==> flow/design.v <==
module sw(i0, i1, i2, i3, o0, o1, o2, o3, clk, rst);
  input clk, rst;
  input [9:0] i0, i1, i2, i3;
  output [9:0] o0, o1, o2, o3;
	wire [9:0] co0, co1, co2, co3;  
	wire [3:0] req0, req1, req2, req3;  
	ib ib0(i0, co0, req0, ack0, full0, clk, rst);
	ib ib1(i1, co1, req1, ack1, full1, clk, rst);
	ib ib2(i2, co2, req2, ack2, full2, clk, rst);
	ib ib3(i3, co3, req3, ack3, full3, clk, rst);
	ackor ackor0(ack00, ack10, ack20, ack30, ack0);
	ackor ackor1(ack01, ack11, ack21, ack31, ack1);
	ackor ackor2(ack02, ack12, ack22, ack32, ack2);
	ackor ackor3(ack03, ack13, ack23, ack33, ack3);
	arb arb0(req0[0], req1[0], req2[0], req3[0], ack00, ack01, ack02, ack03, clk, rst);
	arb arb1(req0[1], req1[1], req2[1], req3[1], ack10, ack11, ack12, ack13, clk, rst);
	arb arb2(req0[2], req1[2], req2[2], req3[2], ack20, ack21, ack22, ack23, clk, rst);
	arb arb3(req0[3], req1[3], req2[3], req3[3], ack30, ack31, ack32, ack33, clk, rst);
	cb cb(co0, co1, co2, co3, o0, o1, o2, o3,
		{ack03, ack02, ack01, ack00}, {ack13, ack12, ack11, ack10},
		{ack23, ack22, ack21, ack20}, {ack33, ack32, ack31, ack30});
endmodule
module ib(pkti, pkto, req, ack, full, clk, rst);
  input ack, clk, rst;
  input [9:0] pkti;
  output full;
  output [9:0] pkto;
  output [3:0] req;
	wire [3:0] reqi;
	mkwe mkwe(pkti, we);  
	fifo fifo(pkti, we, full, pkto, re, empty, clk, rst);
	isbm isbm(pkto[9:8], re, empty, reqi, req, ack, clk, rst);
	mkreq mkreq(pkto, reqi, clk, rst);
endmodule
module isbm(cmd, re, empty, reqi, req_out, ack, clk, rst);
  input clk, rst, empty, ack;
  input [1:0] cmd;
  input [3:0] reqi;
  output re;
  reg [3:0] req;
  reg [1:0] mode;
  localparam MODE_WAIT_HEAD = 2'b00;
  localparam MODE_WAIT_ACK = 2'b01;
  localparam MODE_WAIT_TAIL = 2'b10;
  localparam CMD_HEAD = 2'b10;
  localparam CMD_TAIL = 2'b11;
  output [3:0] req_out;
  assign req_out = req;
  assign re = ack;
  always @(posedge clk) begin
    if (rst) begin
      mode <= MODE_WAIT_HEAD;
      req <= 0;
    end else begin
      if (mode == MODE_WAIT_HEAD && !empty && cmd == CMD_HEAD) begin
        mode <= MODE_WAIT_ACK;
        req <= reqi;
      end else if (mode == MODE_WAIT_ACK && ack) begin
        mode <= MODE_WAIT_TAIL;
      end else if (mode == MODE_WAIT_TAIL && !empty && cmd == CMD_TAIL) begin
        mode <= MODE_WAIT_HEAD;
        req <= 0;
      end else begin
      end
    end
  end
endmodule
module fifo(in, we, full, out, re, empty, clk, rst);
  input clk, rst, we, re;
  input [9:0] in;
  output [9:0] out;
  output empty, full;
  reg [4:0] head, tail;
  reg [9:0] buffer [0:16];  
  wire [4:0] next_head;
  wire [4:0] next_tail;
  assign out = empty ? {(9+1){1'b0}} : buffer[head];
  assign next_head = (head + 1) % 17;
  assign next_tail = (tail + 1) % 17;
  assign empty = (head == tail);
  assign full = (next_tail == head);
  integer i;
  always @(posedge clk) begin
    if (rst) begin
      head <= 0;
      tail <= 0;
      for (i = 0; i <= 16; i++) begin
        buffer[i] = 0;
      end
    end else begin
      if (we & !full) begin
        buffer[tail] <= in;
        tail <= next_tail;
      end
      if (re & !empty) begin
        head <= next_head;
      end
    end
  end
endmodule
module mkreq(pkt, req, clk, rst);
  input clk, rst;
  input [9:0] pkt;
  output [3:0] req;
  assign req = pkt[9:8] == 2'b10 ? (1 << pkt[1:0]) : 0;
endmodule
module mkwe (pkt, we);
  input [9:0] pkt;
  output we;
  assign we = pkt[9:8] != 0;
endmodule
module arb (req0, req1, req2, req3, ack0, ack1, ack2, ack3, clk, rst);
  input clk, rst;
  input req0, req1, req2, req3;  
  output ack0, ack1, ack2, ack3;  
  reg [3:0] lead;  
  reg [2:0] ack;  
  wire [3:0] first, second, third, forth;
  wire [3:0] reqs;
  assign first = lead;
  assign second = (lead + 1) % 4;
  assign third = (lead + 2) % 4;
  assign forth = (lead + 3) % 4;
  assign reqs = {req3, req2, req1, req0};
  assign ack0 = (req0 && ack == 1);
  assign ack1 = (req1 && ack == 2);
  assign ack2 = (req2 && ack == 3);
  assign ack3 = (req3 && ack == 4);
  always @(posedge clk) begin
    if (rst) begin
      lead <= 0;
      ack <= 0;
    end else begin
      if (ack != 0) begin
        if ((ack == 1 && !req0) || (ack == 2 && !req1) || (ack == 3 && !req2) || (ack == 4 && !req3)) begin
          ack <= 0;
        end
      end else begin
        if (reqs[first]) begin
          ack <= first + 1;
          lead <= (lead + 1) % 4;
        end else if (reqs[second]) begin
          ack <= second + 1;
          lead <= (lead + 1) % 4;
        end else if (reqs[third]) begin
          ack <= third + 1;
          lead <= (lead + 1) % 4;
        end else if (reqs[forth]) begin
          ack <= forth + 1;
          lead <= (lead + 1) % 4;
        end else begin
        end
      end
    end
  end
endmodule
module cb(i0, i1, i2, i3, o0, o1, o2, o3, d0, d1, d2, d3);
  input [9:0] i0, i1, i2, i3;
  input [3:0] d0, d1, d2, d3;
  output [9:0] o0, o1, o2, o3;
  cbsel cbsel0(i0, i1, i2, i3, o0, d0);
  cbsel cbsel1(i0, i1, i2, i3, o1, d1);
  cbsel cbsel2(i0, i1, i2, i3, o2, d2);
  cbsel cbsel3(i0, i1, i2, i3, o3, d3);
endmodule
module cbsel (in0, in1, in2, in3, out, port);
  input [9:0] in0, in1, in2, in3;
  input [3:0] port;
  output[9:0] out;
  assign out = (port == 4'b0000) ? 0 :
               (port == 4'b0001) ? in0 :
               (port == 4'b0010) ? in1 :
               (port == 4'b0100) ? in2 :
               (port == 4'b1000) ? in3 :
               9'bx;
endmodule
module ackor (ack0, ack1, ack2, ack3, ack);
  input ack0, ack1, ack2, ack3;
  output ack;
  assign ack = ack0 || ack1 || ack2 || ack3;
endmodule
Reports on sw:

Tool output for the design above before and after an edit, in the order of the flow.
Lines under "original" count in the file above, lines under "edited" in the edited file.
"change": "edited" minus "original" as printed here. "relative change": 100 x difference / "original".
Cell names lack the library's common part.
Not given: n/a

* top module: sw
* clock: clk
* standard-cell library: sky130hd
* timing corner: tt_025C_1v80

The edit:

Unified diff, file above to edited file.
A script made this edit. It changes what the design does and was not meant as an optimisation.

```diff
@@ -29,5 +29,10 @@
 	wire [3:0] reqi;
 	mkwe mkwe(pkti, we);  
-	fifo fifo(pkti, we, full, pkto, re, empty, clk, rst);
+	wire full_p, full_n;
+	wire [9:0] pkto_p, pkto_n;
+	fifo fifo(pkti, we, full_p, pkto_p, re, empty, clk, rst);
+	fifo fifo_2 (~pkti, we, full_n, pkto_n, re, , clk, rst);
+	assign full = full_p ^ full_n;
+	assign pkto = pkto_p ^ pkto_n;
 	isbm isbm(pkto[9:8], re, empty, reqi, req, ack, clk, rst);
 	mkreq mkreq(pkto, reqi, clk, rst);
```

Elaborated design:

Counts by Yosys on the flattened word-level netlist (proc, flatten, opt, wreduce; memories kept). Print and check cells are left out. Cells with the same type and inputs are merged into one.
Memory sizes are those after Yosys's memory passes, which may raise the word count (mostly to a power of two), join words into wider ones and drop unused or constant bits.

Word-level totals
* bits in writable memories: original 1280, edited 2560, change +1280, relative change +100.00%
* bits in registers: original 92, edited 132, change +40, relative change +43.48%
* cells after elaboration: original 445, edited 541, change +96, relative change +21.57%
* bits of input ports: original 42, edited 42, change 0, relative change 0.00%
* memories: original 4, edited 8, change +4, relative change +100.00%

Operators by class
* shifts and indexed selects: original 20, edited 20, change 0, relative change 0.00%
* multiplexer cells: original 125, edited 161, change +36, relative change +28.80%
* equal/unequal tests: original 64, edited 72, change +8, relative change +12.50%
* divide/modulo/power cells: original 8, edited 16, change +8, relative change +100.00%
* reduce/logical cells: original 152, edited 160, change +8, relative change +5.26%
* bitwise gates (word level): original 12, edited 28, change +16, relative change +133.33%
* add/sub/neg operators: original 32, edited 40, change +8, relative change +25.00%

Operator list
* two-way mux 5 bit: original 16, edited 32, change +16, relative change +100.00%
* two-way mux 10 bit: original 32, edited 44, change +12, relative change +37.50%
* logical NOT 1 bit: original 24, edited 32, change +8, relative change +33.33%
* two-way mux 1 bit: original 13, edited 21, change +8, relative change +61.54%
* adder 5 x 1 -> 6 bit with constant B: original 8, edited 16, change +8, relative change +100.00%
* AND 1 bit: original 8, edited 16, change +8, relative change +100.00%
* equality test 5 bit: original 8, edited 16, change +8, relative change +100.00%
* remainder unit 32 x 5 -> 32 bit with constant B: original 8, edited 16, change +8, relative change +100.00%
* NOT 10 bit: original 0, edited 4, change +4
* bitwise XOR 10 bit: original 0, edited 4, change +4

Unchanged operator kinds not shown: 30.

Longest topological paths:

Longest topological path by Yosys (ltp), each cell counted once; first at word level (registers and memories cut), then after technology mapping (sequential cells cut; the memories' decode and read muxes count).

Logic depth
* depth in word-level cells: original 8, edited 8, change 0, relative change 0.00%
* ABC_AREA: original 0, edited 0
* depth in mapped cells: original 20, edited 19, change -1, relative change -5.00%
* depth with buffers taken out: original 17, edited 16, change -1, relative change -5.88%

Mapped cells and area:

Source: synth_stat.txt of the flow (Yosys; design flattened, memories mapped). It holds for the ABC_AREA given above (unset counts as 0); a run with the other value may have another netlist.

Cell types
* edfxtp_1: original 1280, edited 2560, change +1280, relative change +100.00%
* nor2_1: original 792, edited 1494, change +702, relative change +88.64%
* mux4_2: original 402, edited 802, change +400, relative change +99.50%
* nor3_1: original 45, edited 346, change +301, relative change +668.89%
* clkbuf_1: original 152, edited 334, change +182, relative change +119.74%
* nand2_1: original 316, edited 471, change +155, relative change +49.05%
* inv_1: original 69, edited 191, change +122, relative change +176.81%
* xnor2_1: original 52, edited 150, change +98, relative change +188.46%
* o21ai_0: original 88, edited 169, change +81, relative change +92.05%
* a21oi_1: original 56, edited 134, change +78, relative change +139.29%
* nand3_1: original 51, edited 126, change +75, relative change +147.06%
* mux2i_1: original 60, edited 131, change +71, relative change +118.33%
* buf_2: original 104, edited 171, change +67, relative change +64.42%
* ha_1: original 76, edited 140, change +64, relative change +84.21%
* dfxtp_1: original 108, edited 168, change +60, relative change +55.56%
* nor4_1: original 58, edited 19, change -39, relative change -67.24%
* nand4_1: original 12, edited 44, change +32, relative change +266.67%
* buf_1: original 22, edited 49, change +27, relative change +122.73%

Unchanged cell types not shown: 19.
The list need not be complete.

Mapped netlist
* cells in the netlist: original 4354, edited 8289, change +3935, relative change +90.38%
* chip area (Yosys) (mm²): original 0.0637612, edited 0.1237662, change +0.0600050, relative change +94.11%
* flip-flops: original 1388, edited 2728, change +1340, relative change +96.54%
* sequential area (mm²): original 0.0405989, edited 0.080237, change +0.0396381, relative change +97.63%
* buffers: original 295, edited 604, change +309, relative change +104.75%

By module: a second synthesis without flattening, with its own total; a netlist apart from the flattened one above.

Second synthesis, totals
* cells (unflattened synthesis): original 4504, edited 8472, change +3968, relative change +88.10%
* area (unflattened synthesis) (mm²): original 0.0657431, edited 0.1264813, change +0.0607382, relative change +92.39%

Each row is one instance without its submodules.

By module, original
* fifo: area 0.0150507 mm², sequential area 0.0099095 mm², cells 971, times used 4
* arb: area 0.0006444 mm², sequential area 0.0001001 mm², cells 70, times used 4
* cbsel: area 0.0003616 mm², sequential area 0 mm², cells 46, times used 4
* isbm: area 0.0003153 mm², sequential area 0.0001401 mm², cells 33, times used 4
* mkreq: area 0.00005 mm², sequential area 0 mm², cells 4, times used 4
* ackor: area 0.0000075 mm², sequential area 0 mm², cells 1, times used 4
* mkwe: area 0.0000063 mm², sequential area 0 mm², cells 1, times used 4
* cb: area 0 mm², sequential area 0 mm², cells 0, times used 1
* ib: area 0 mm², sequential area 0 mm², cells 0, times used 4
* sw: area 0 mm², sequential area 0 mm², cells 0, times used 1

By module, edited
* fifo: area 0.0150507 mm², sequential area 0.0099095 mm², cells 971, times used 8
* arb: area 0.0006444 mm², sequential area 0.0001001 mm², cells 70, times used 4
* cbsel: area 0.0003616 mm², sequential area 0 mm², cells 46, times used 4
* isbm: area 0.0003153 mm², sequential area 0.0001401 mm², cells 33, times used 4
* ib: area 0.0001339 mm², sequential area 0 mm², cells 21, times used 4
* mkreq: area 0.00005 mm², sequential area 0 mm², cells 4, times used 4
* ackor: area 0.0000075 mm², sequential area 0 mm², cells 1, times used 4
* mkwe: area 0.0000063 mm², sequential area 0 mm², cells 1, times used 4
* cb: area 0 mm², sequential area 0 mm², cells 0, times used 1
* sw: area 0 mm², sequential area 0 mm², cells 0, times used 1

Worst setup path after synthesis:

Source: OpenSTA report_checks on the synthesized netlist (no wires, ideal clock, input and output delay 20% of the period each), path of least setup slack; recovery checks are left aside. Register names are those of the netlist, which keeps one name where synthesis merged equal registers.

Timing after synthesis
* path kind: original register to register, edited register to register
* from: original register ib3.fifo.tail[1], edited register ib3.fifo.tail[0]
* to: original memory ib3.fifo.buffer[16][0], edited memory ib3.fifo.buffer[13][0]
* data required time (ns): original 5.609, edited 5.609, change 0.000, relative change 0.00%
* time at the first pin (ns): original 0.000, edited 0.000, change 0.000
* arrival (ns): original 4.528, edited 4.700, change +0.172, relative change +3.80%
* period (ns): original 6.0, edited 6.0, change 0.0, relative change 0.00%
* stages: original 18, edited 18, change 0, relative change 0.00%
* path slack (ns): original 1.081, edited 0.909, change -0.172
* path delay (ns): original 4.919, edited 5.091, change +0.172, relative change +3.50%
* synthesis period reached (ns): original 4.919, edited 5.091, change +0.172, relative change +3.50%

"path delay" is the arrival time less input delay plus setup time.
"stages" counts driving pins, that of a launching flip-flop among them; a cell with two outputs on the path counts twice.
"synthesis period reached" is the clock period less the worst setup slack; recovery checks do not enter. This is arithmetic on one report: input and output delays are still those of the set period (20% each).
The rows between start and end are the longest chain of elaborated cells between them; the timing report does not say that the signal goes this way. Where chains are equally long, one stands for them.
Each line given opens the expression or statement behind the cell; cells for indexed reads and writes are added by Yosys, which also makes memories of some case tables.
original: Only ways into the end's enable, where the timed path ends, are counted here.

On the way, after synthesis, original:
* cells stage by stage: dfxtp_1 ha_1 buf_2 xnor2_1 ha_1 nor3b_1 or3_1 buf_2 xnor2_1 ha_1 nand4b_1 a31oi_2 mux2_2 xnor2_1 a41oi_2 buf_2 nand2_1 o21ai_0
* cells in the longest elaborated chain: 7

RTL lines, path after synthesis, original
* start: declaration: line 73 `reg [4:0] head, tail;`
* start: assignment: line 86 `tail <= 0;`
* start: assignment: line 93 `tail <= next_tail;`
* adder 5 x 1 -> 6 bit: line 79 `assign next_tail = (tail + 1) % 17;`
* remainder unit 32 x 5 -> 32 bit: line 79
* equality test 5 bit: line 81 `assign full = (next_tail == head);`
* logical NOT 1 bit: line 91 `if (we & !full) begin`
* AND 1 bit: line 91
* two-way mux 5 bit: line 91
* two-way mux 5 bit: line 84 `if (rst) begin`
* end: declaration: line 74 `reg [9:0] buffer [0:16];`

edited: Only ways into the end's enable, where the timed path ends, are counted here.

On the way, after synthesis, edited:
* cells stage by stage: dfxtp_1 buf_2 inv_1 ha_1 ha_1 or3b_2 nand3_1 xnor2_1 ha_1 a21bo_2 a211oi_1 o2bb2ai_2 and2b_1 xnor3_1 a31oi_2 buf_2 nand2_2 o21ai_0
* cells in the longest elaborated chain: 7

RTL lines, path after synthesis, edited
* start: declaration: line 78 `reg [4:0] head, tail;`
* start: assignment: line 91 `tail <= 0;`
* start: assignment: line 98 `tail <= next_tail;`
* adder 5 x 1 -> 6 bit: line 84 `assign next_tail = (tail + 1) % 17;`
* remainder unit 32 x 5 -> 32 bit: line 84
* equality test 5 bit: line 86 `assign full = (next_tail == head);`
* logical NOT 1 bit: line 96 `if (we & !full) begin`
* AND 1 bit: line 96
* two-way mux 5 bit: line 96
* two-way mux 5 bit: line 89 `if (rst) begin`
* end: declaration: line 79 `reg [9:0] buffer [0:16];`

Path in the finished layout:

From the final timing report of the runs of pair A: the path of least setup slack in the routed layout; clock arrival at registers is part of the times.

Timing post-layout
* path kind: original register to output, edited register to output
* from: original register (name not given), edited register (name not given)
* to: original output o3[5], edited output o0[0]
* time at the first pin (ns): original 0.77, edited 0.93, change +0.16, relative change +20.78%
* data required time (ns): original 4.80, edited 4.80, change 0.00, relative change 0.00%
* external output delay (ns): original 1.20, edited 1.20, change 0.00, relative change 0.00%
* period (ns): original 6.0, edited 6.0, change 0.0, relative change 0.00%
* arrival (ns): original 4.76, edited 4.73, change -0.03, relative change -0.63%
* path slack (ns): original 0.04, edited 0.07, change +0.03
* stages: original 9, edited 11, change +2, relative change +22.22%

On the way, post-layout, original:
* cells stage by stage: dfxtp_4 buf_4 mux4_2 mux4_2 mux2i_1 nor2_1 a22oi_1 o221ai_1 clkdlybuf4s50_1

RTL lines, path post-layout, original
* end: declaration: line 4 `output [9:0] o0, o1, o2, o3;`

original: No chain of elaborated cells between the ends is given.

On the way, post-layout, edited:
* cells stage by stage: dfxtp_4 bufbuf_16 mux4_2 mux4_2 mux2i_2 nor2_1 xnor2_4 buf_12 o22ai_1 or3_1 clkdlybuf4s50_1

RTL lines, path post-layout, edited
* end: declaration: line 4 `output [9:0] o0, o1, o2, o3;`

edited: No chain of elaborated cells between the ends is given.

Flow runs:

Both versions went through the flow (Yosys, OpenROAD) with the same settings in each pair. Constraints: input delay and output delay 20% of the set period each, output load 0.01 pF.

Flow settings, pair A:
* CORE_UTILIZATION: 40
* PLACE_DENSITY: 0.6
* period_ns: 6.0
* CAP_MARGIN: 20
* CORE_MARGIN: 2
* SLEW_MARGIN: 20

Results, pair A
* mapped cell area after synthesis (mm²): original 0.0637612, edited 0.1237662, change +0.0600050, relative change +94.11%
* setup slack of the worst path (ns): original 0.041, edited 0.068, change +0.027
* clock period reached (ns): original 5.959, edited 5.932, change -0.027, relative change -0.45%
* die outline area (mm²): original 0.162611, edited 0.31388, change +0.151269, relative change +93.03%
* standard-cell area after routing (mm²): original 0.0726547, edited 0.142061, change +0.0694063, relative change +95.53%
* worst hold slack after layout (ns): original 0.459, edited 0.517, change +0.058
* utilization in the final report (%): original 45.9, edited 46.1, change +0.2

Flow settings, pair B:
* CELL_PAD_IN_SITES_DETAIL_PLACEMENT: 2
* CORE_ASPECT_RATIO: 1.77
* CORE_UTILIZATION: 17
* CTS_CLUSTER_DIAMETER: 196
* CTS_CLUSTER_SIZE: 52
* GPL_ROUTABILITY_DRIVEN: 0
* PLACE_DENSITY_LB_ADDON: 0.2
* SETUP_SLACK_MARGIN: 2.1
* TNS_END_PERCENT: 50
* period_ns: 7.56
* CAP_MARGIN: 20
* CORE_MARGIN: 2
* SLEW_MARGIN: 20

Results, pair B
* mapped cell area after synthesis (mm²): original 0.0637612, edited 0.1237662, change +0.0600050, relative change +94.11%
* setup slack of the worst path (ns): original 1.997, edited 1.641, change -0.356
* clock period reached (ns): original 5.563, edited 5.919, change +0.356, relative change +6.40%
* die outline area (mm²): original 0.38018, edited 0.735155, change +0.354975, relative change +93.37%
* standard-cell area after routing (mm²): original 0.0751946, edited 0.14519, change +0.0699954, relative change +93.09%
* worst hold slack after layout (ns): original 0.495, edited 0.516, change +0.021
* utilization in the final report (%): original 20.1, edited 20.0, change -0.1

"clock period reached" = clock period - worst setup slack. The figure is calculated, with input and output delays left at 20% of the set period.
